==> flow/design.v <==
module conv_1d #(
    parameter DATA_WIDTH  = 8,
    parameter KERNEL_SIZE = 16
) (
    input logic clk,
    input logic arst_n,
    input  logic [DATA_WIDTH-1:0] signal_data,
    input  logic                  signal_vld,
    input  logic                  signal_last,
    output logic                  signal_rdy,
    input  logic [KERNEL_SIZE*DATA_WIDTH-1:0] kernel,
    output logic [DATA_WIDTH*2+$clog2(KERNEL_SIZE)-1:0] result_data,
    output logic                    result_vld,
    output logic                    result_last,
    input  logic                    result_rdy
);
  localparam PRODUCT_WIDTH = (DATA_WIDTH * 2);
  localparam RESULT_WIDTH  = PRODUCT_WIDTH + $clog2(KERNEL_SIZE);
  logic [KERNEL_SIZE-1:0][DATA_WIDTH-1:0] signal_buf;
  logic shift_vld;
  logic shift_last;
  always_ff @(posedge clk or negedge arst_n) begin
    if (!arst_n) begin
      signal_buf <= '0;
      shift_vld <= 1'b0;
      shift_last <= 1'b0;
    end else begin 
      if (signal_vld) begin  
        signal_buf <= {signal_data, signal_buf[KERNEL_SIZE-1:1]}; 
      end
      shift_vld <= signal_vld;
      shift_last <= signal_vld & signal_last;
    end
  end
  logic [KERNEL_SIZE-1:0][PRODUCT_WIDTH-1:0] products;
  always_comb begin
    for (int i = 0; i < KERNEL_SIZE; i++) begin
      products[i] = kernel[i*DATA_WIDTH +: DATA_WIDTH] * signal_buf[i];
    end
  end
  logic [KERNEL_SIZE-1:0][PRODUCT_WIDTH-1:0] products_buf;
  logic products_vld;
  logic products_last;
  always_ff @(posedge clk or negedge arst_n) begin
    if (!arst_n) begin
      products_buf <= '0;
      products_vld <= 1'b0;
      products_last <= 1'b0;
    end else begin
      products_buf <= products;
      products_vld <= shift_vld;
      products_last <= shift_last;
    end
  end
  logic [RESULT_WIDTH-1:0] sum;
  always_comb begin
    sum = 0;
    for (int i = 0; i < KERNEL_SIZE; i++) begin
      sum += products_buf[i];
    end
  end
  logic [RESULT_WIDTH-1:0] sum_buf;
  logic sum_vld;
  logic sum_last;
  always_ff @(posedge clk or negedge arst_n) begin
    if (!arst_n) begin
      sum_buf <= '0;
      sum_vld <= 1'b0;
      sum_last <= 1'b0;
    end else begin
      sum_buf <= sum;
      sum_vld <= products_vld;
      sum_last <= products_last;
    end
  end
  assign result_data = sum_buf;
  assign result_vld  = sum_vld;
  assign result_last = sum_last;
  assign signal_rdy  = 1'b1;
endmodule
Wiki page: conv_1d / tool data

## From RTL to reports: conv_1d

Module conv_1d before and after one edit of its RTL, step after step.
"unedited" refers to lines of the RTL above, "edited" to lines of the edited file.
"difference": "edited" minus "unedited" as printed here.
The mark -- stands for no value.

| inputs | value |
|---|---|
| top module | conv_1d |
| clock port | clk |
| standard-cell library | sky130hd |
| corner | tt_025C_1v80 |

## Diff

The edit as a unified diff against the file above.
A script made this edit. It changes what the design does and was not meant as an optimisation.

```diff
@@ -60,5 +60,5 @@
     end
   end
-  logic [RESULT_WIDTH-1:0] sum_buf;
+  logic [RESULT_WIDTH-2:0] sum_buf;
   logic sum_vld;
   logic sum_last;
```

## Word-level counts

Yosys after proc, flatten, opt, wreduce and memory -nomap, before mapping. Enables and synchronous resets that opt folds into registers are not counted as muxes. Memory bits, and registers merged into a memory's read port (data or address), are not among the register bits. Print and check cells are not counted. Equal cells are merged and count once.

Bit counts:

| what | unedited | edited | difference |
|---|---|---|---|
| memories | 0 | 0 | 0 |
| bits of input ports | 141 | 141 | 0 |
| word width x clocked read ports | 0 | 0 | 0 |
| latch bits | 0 | 0 | 0 |
| register bits | 410 | 409 | -1 |
| bits in read-only memories | 0 | 0 | 0 |
| RAM bits | 0 | 0 | 0 |
| elaborated cells | 41 | 41 | 0 |

Cells by class:

| what | unedited | edited | difference |
|---|---|---|---|
| eq/ne operators | 0 | 0 | 0 |
| reductions and logical operators | 0 | 0 | 0 |
| multiplexer cells | 0 | 0 | 0 |
| $add $sub $neg | 15 | 15 | 0 |
| $mul | 16 | 16 | 0 |
| bitwise logic cells | 1 | 1 | 0 |
| shift-type cells | 0 | 0 | 0 |
| magnitude comparators | 0 | 0 | 0 |
| div/mod/pow operators | 0 | 0 | 0 |

Operators with widths:

| cell | unedited | edited | difference |
|---|---|---|---|
| 19-bit by 16-bit adder with 19-bit output | 0 | 12 | +12 |
| 20-bit by 16-bit adder with 20-bit output | 11 | 0 | -11 |
| 19-bit by 16-bit adder with 20-bit output | 1 | 0 | -1 |

Operator kinds equal on both sides are left out: 5.

## Depth

Depth = most cells in a row (Yosys ltp): at word level without a register or memory, in the mapped netlist without a sequential cell, where the memories' decode and read muxes count.

Logic depth:

| what | unedited | edited | difference |
|---|---|---|---|
| word-level depth | 15 | 15 | 0 |
| ABC_AREA | 0 | 0 | -- |
| mapped depth | 20 | 22 | +2 |
| depth with buffers taken out | 20 | 22 | +2 |

## Synthesis result

Source: synth_stat.txt of the flow (Yosys; design flattened, memories mapped). It holds for the ABC_AREA given above (unset counts as 0); a run with the other value may have another netlist.

Cell types:

| cell type | unedited | edited | difference |
|---|---|---|---|
| sky130_fd_sc_hd__a21oi_1 | 123 | 150 | +27 |
| sky130_fd_sc_hd__nand2_1 | 548 | 524 | -24 |
| sky130_fd_sc_hd__clkbuf_1 | 123 | 100 | -23 |
| sky130_fd_sc_hd__nor2_1 | 99 | 77 | -22 |
| sky130_fd_sc_hd__nor3_1 | 30 | 8 | -22 |
| sky130_fd_sc_hd__nor4_1 | 15 | 0 | -15 |
| sky130_fd_sc_hd__o21ai_0 | 86 | 75 | -11 |
| sky130_fd_sc_hd__a311oi_1 | 12 | 1 | -11 |
| sky130_fd_sc_hd__a21o_1 | 49 | 59 | +10 |
| sky130_fd_sc_hd__xor2_1 | 37 | 47 | +10 |
| sky130_fd_sc_hd__inv_1 | 1131 | 1140 | +9 |
| sky130_fd_sc_hd__and3_1 | 17 | 8 | -9 |
| sky130_fd_sc_hd__o211ai_1 | 15 | 7 | -8 |
| sky130_fd_sc_hd__a31o_2 | 9 | 1 | -8 |
| sky130_fd_sc_hd__mux2i_1 | 8 | 0 | -8 |
| sky130_fd_sc_hd__xnor2_1 | 139 | 146 | +7 |
| sky130_fd_sc_hd__nand3b_1 | 7 | 0 | -7 |
| sky130_fd_sc_hd__o21a_1 | 22 | 16 | -6 |

Cell types equal on both sides are left out: 8.
Not every row of either side is listed.

Mapped netlist:

| what | unedited | edited | difference |
|---|---|---|---|
| flip-flop cells | 410 | 409 | -1 |
| area of sequential cells (um^2) | 10259.8 | 10234.8 | -25.0 |
| mapped cells | 5167 | 5031 | -136 |
| synthesis area (um^2) | 51282.9 | 50440.9 | -842.0 |

## Worst setup path after synthesis

OpenSTA on the mapped netlist: ideal clock, no wires. The path of least setup slack (recovery checks aside). Input and output delay are each 20% of the period. Register names are those of the netlist, which keeps one name where synthesis merged equal registers.

Path after synthesis:

| what | unedited | edited | difference |
|---|---|---|---|
| kind | reg2reg | reg2reg | -- |
| start | reg (name not given) | reg (name not given) | -- |
| end | reg sum_buf[18] | reg sum_buf[18] | -- |
| stages | 19 | 21 | +2 |
| period (ns) | 6.0 | 6.0 | 0.0 |
| arrival (ns) | 5.240 | 5.186 | -0.054 |
| path buffers | 0 | 0 | 0 |
| required time (ns) | 5.872 | 5.920 | +0.048 |
| slack (ns) | 0.632 | 0.734 | +0.102 |
| launch time at the first pin (ns) | 0.000 | 0.000 | 0.000 |
| path delay (ns) | 5.368 | 5.266 | -0.102 |
| synthesis period reached (ns) | 5.368 | 5.266 | -0.102 |

"path delay" = arrival - input delay + setup time.
"stages" counts driving pins, that of a launching flip-flop among them; a cell with two outputs on the path counts twice.
"synthesis period reached" = period - worst setup slack (recovery checks aside). The figure is calculated, with input and output delays left at 20% of the set period.
Between the ends stands the longest chain of elaborated cells between them, by number of cells; it is not shown to be the way that was timed. Of several equally long chains one is given.
A line is the first line of the expression or statement that the cell stems from. Yosys adds cells for indexed reads and writes and turns some case tables into memories.

| between the ends, after synthesis, unedited | value |
|---|---|
| cells stage by stage | sky130_fd_sc_hd__dfrtp_1 -> sky130_fd_sc_hd__fa_1 -> sky130_fd_sc_hd__inv_1 -> sky130_fd_sc_hd__fa_1 -> sky130_fd_sc_hd__inv_1 -> sky130_fd_sc_hd__fa_1 -> sky130_fd_sc_hd__fa_1 -> sky130_fd_sc_hd__fa_1 -> sky130_fd_sc_hd__inv_1 -> sky130_fd_sc_hd__fa_1 -> sky130_fd_sc_hd__inv_1 -> sky130_fd_sc_hd__ha_1 -> sky130_fd_sc_hd__fa_1 -> sky130_fd_sc_hd__a211oi_1 -> sky130_fd_sc_hd__o21ai_0 -> sky130_fd_sc_hd__a31oi_2 -> sky130_fd_sc_hd__o21ai_1 -> sky130_fd_sc_hd__mux2i_1 -> sky130_fd_sc_hd__xor2_1 |
| cells in the longest elaborated chain | 10 |

RTL lines, path after synthesis, unedited:

| what | line | text |
|---|---|---|
| from (decl) | 41 |  |
| from (assign) | 46 |  |
| from (assign) | 50 |  |
| 20-bit by 16-bit adder with 20-bit output x10 | 59 |  |
| to (assign) | 67 | `sum_buf <= '0;` |
| to (assign) | 71 | `sum_buf <= sum;` |
| to (decl) | 62 | `logic [RESULT_WIDTH-1:0] sum_buf;` |

| between the ends, after synthesis, edited | value |
|---|---|
| cells stage by stage | sky130_fd_sc_hd__dfrtp_1 -> sky130_fd_sc_hd__fa_1 -> sky130_fd_sc_hd__inv_1 -> sky130_fd_sc_hd__fa_1 -> sky130_fd_sc_hd__inv_1 -> sky130_fd_sc_hd__fa_1 -> sky130_fd_sc_hd__fa_1 -> sky130_fd_sc_hd__inv_1 -> sky130_fd_sc_hd__fa_1 -> sky130_fd_sc_hd__fa_1 -> sky130_fd_sc_hd__inv_1 -> sky130_fd_sc_hd__ha_1 -> sky130_fd_sc_hd__inv_1 -> sky130_fd_sc_hd__fa_1 -> sky130_fd_sc_hd__nand2b_1 -> sky130_fd_sc_hd__a21oi_1 -> sky130_fd_sc_hd__a211oi_2 -> sky130_fd_sc_hd__o21ai_2 -> sky130_fd_sc_hd__a2111oi_2 -> sky130_fd_sc_hd__o31ai_1 -> sky130_fd_sc_hd__xnor2_1 |
| cells in the longest elaborated chain | 10 |

RTL lines, path after synthesis, edited:

| what | line | text |
|---|---|---|
| from (decl) | 41 |  |
| from (assign) | 46 |  |
| from (assign) | 50 |  |
| 19-bit by 16-bit adder with 19-bit output x10 | 59 |  |
| to (assign) | 67 | `sum_buf <= '0;` |
| to (assign) | 71 | `sum_buf <= sum;` |
| to (decl) | 62 | `logic [RESULT_WIDTH-2:0] sum_buf;` |

## Worst path after layout

From the final timing report of the runs of pair A: the path of least setup slack in the routed layout; clock arrival at registers is part of the times.

Path post-layout:

| what | unedited | edited | difference |
|---|---|---|---|
| kind | reg2reg | reg2reg | -- |
| start | reg (name not given) | reg (name not given) | -- |
| end | reg sum_buf[16] | reg sum_buf[18] | -- |
| path buffers | 1 | 0 | -1 |
| stages | 20 | 21 | +1 |
| period (ns) | 6.0 | 6.0 | 0.0 |
| slack (ns) | 0.29 | 0.27 | -0.02 |
| launch time at the first pin (ns) | 0.63 | 0.61 | -0.02 |
| required time (ns) | 6.55 | 6.54 | -0.01 |
| arrival (ns) | 6.26 | 6.27 | +0.01 |

Between the ends stands the longest chain of elaborated cells between them, by number of cells; it is not shown to be the way that was timed. Of several equally long chains one is given.

| between the ends, post-layout, unedited | value |
|---|---|
| cells stage by stage | sky130_fd_sc_hd__dfrtp_1 -> sky130_fd_sc_hd__fa_1 -> sky130_fd_sc_hd__inv_1 -> sky130_fd_sc_hd__fa_1 -> sky130_fd_sc_hd__inv_1 -> sky130_fd_sc_hd__fa_1 -> sky130_fd_sc_hd__fa_1 -> sky130_fd_sc_hd__fa_1 -> sky130_fd_sc_hd__inv_1 -> sky130_fd_sc_hd__fa_1 -> sky130_fd_sc_hd__inv_1 -> sky130_fd_sc_hd__ha_1 -> sky130_fd_sc_hd__fa_1 -> sky130_fd_sc_hd__a211oi_2 -> sky130_fd_sc_hd__o21ai_0 -> sky130_fd_sc_hd__a31oi_2 -> sky130_fd_sc_hd__buf_4 -> sky130_fd_sc_hd__o221ai_1 -> sky130_fd_sc_hd__a21oi_1 -> sky130_fd_sc_hd__xnor2_1 |
| cells in the longest elaborated chain | 10 |

RTL lines, path post-layout, unedited:

| what | line | text |
|---|---|---|
| from (decl) | 41 |  |
| from (assign) | 46 |  |
| from (assign) | 50 |  |
| 20-bit by 16-bit adder with 20-bit output x10 | 59 |  |
| to (assign) | 67 | `sum_buf <= '0;` |
| to (assign) | 71 | `sum_buf <= sum;` |
| to (decl) | 62 | `logic [RESULT_WIDTH-1:0] sum_buf;` |

| between the ends, post-layout, edited | value |
|---|---|
| cells stage by stage | sky130_fd_sc_hd__dfrtp_1 -> sky130_fd_sc_hd__inv_1 -> sky130_fd_sc_hd__fa_1 -> sky130_fd_sc_hd__fa_1 -> sky130_fd_sc_hd__inv_1 -> sky130_fd_sc_hd__fa_1 -> sky130_fd_sc_hd__fa_1 -> sky130_fd_sc_hd__inv_1 -> sky130_fd_sc_hd__fa_1 -> sky130_fd_sc_hd__fa_1 -> sky130_fd_sc_hd__inv_1 -> sky130_fd_sc_hd__ha_1 -> sky130_fd_sc_hd__inv_1 -> sky130_fd_sc_hd__fa_1 -> sky130_fd_sc_hd__nand2b_1 -> sky130_fd_sc_hd__a21oi_1 -> sky130_fd_sc_hd__a211oi_2 -> sky130_fd_sc_hd__o21ai_2 -> sky130_fd_sc_hd__a2111oi_2 -> sky130_fd_sc_hd__o31ai_2 -> sky130_fd_sc_hd__xnor2_1 |
| cells in the longest elaborated chain | 4 |

RTL lines, path post-layout, edited:

| what | line | text |
|---|---|---|
| from (decl) | 41 |  |
| from (assign) | 46 |  |
| from (assign) | 50 |  |
| 19-bit by 16-bit adder with 19-bit output x4 | 59 |  |
| to (assign) | 67 | `sum_buf <= '0;` |
| to (assign) | 71 | `sum_buf <= sum;` |
| to (decl) | 62 | `logic [RESULT_WIDTH-2:0] sum_buf;` |

## Layout results

Runs of the flow (Yosys, OpenROAD) on both versions; the two runs of a pair have the same settings. The constraints put input and output delay at 20% of the set period each and load the outputs with 0.01 pF.

| flow settings, pair A | value |
|---|---|
| CORE_UTILIZATION | 40 |
| period_ns | 6.0 |
| CAP_MARGIN | 20 |
| CORE_MARGIN | 2 |
| SLEW_MARGIN | 20 |

Final reports, pair A:

| what | unedited | edited | difference |
|---|---|---|---|
| worst setup slack after layout (ns) | 0.291 | 0.274 | -0.017 |
| die footprint (um^2) | 131087.0 | 128960.0 | -2127.0 |
| chip area after synthesis (Yosys) (um^2) | 51282.9 | 50440.9 | -842.0 |
| summed negative setup slack (ns) | 0.000 | 0.000 | 0.000 |
| standard-cell area of the final layout (um^2) | 57139.8 | 56291.5 | -848.3 |
| worst hold slack after layout (ns) | 0.347 | 0.351 | +0.004 |

| flow settings, pair B | value |
|---|---|
| CAP_MARGIN | 10 |
| CORE_UTILIZATION | 69 |
| CTS_CLUSTER_DIAMETER | 262 |
| CTS_CLUSTER_SIZE | 23 |
| GPL_TIMING_DRIVEN | 0 |
| MAX_ROUTING_LAYER | met5 |
| PLACE_DENSITY_LB_ADDON | 0.12 |
| SETUP_SLACK_MARGIN | -0.16 |
| SLEW_MARGIN | 30 |
| period_ns | 3.36 |
| CORE_MARGIN | 2 |

Final reports, pair B:

| what | unedited | edited | difference |
|---|---|---|---|
| worst setup slack after layout (ns) | -2.363 | -2.184 | +0.179 |
| die footprint (um^2) | 76518.6 | 75281.6 | -1237.0 |
| chip area after synthesis (Yosys) (um^2) | 51282.9 | 50440.9 | -842.0 |
| summed negative setup slack (ns) | -115.826 | -115.249 | +0.577 |
| standard-cell area of the final layout (um^2) | 62555.0 | 61064.8 | -1490.2 |
| worst hold slack after layout (ns) | 0.356 | 0.355 | -0.001 |
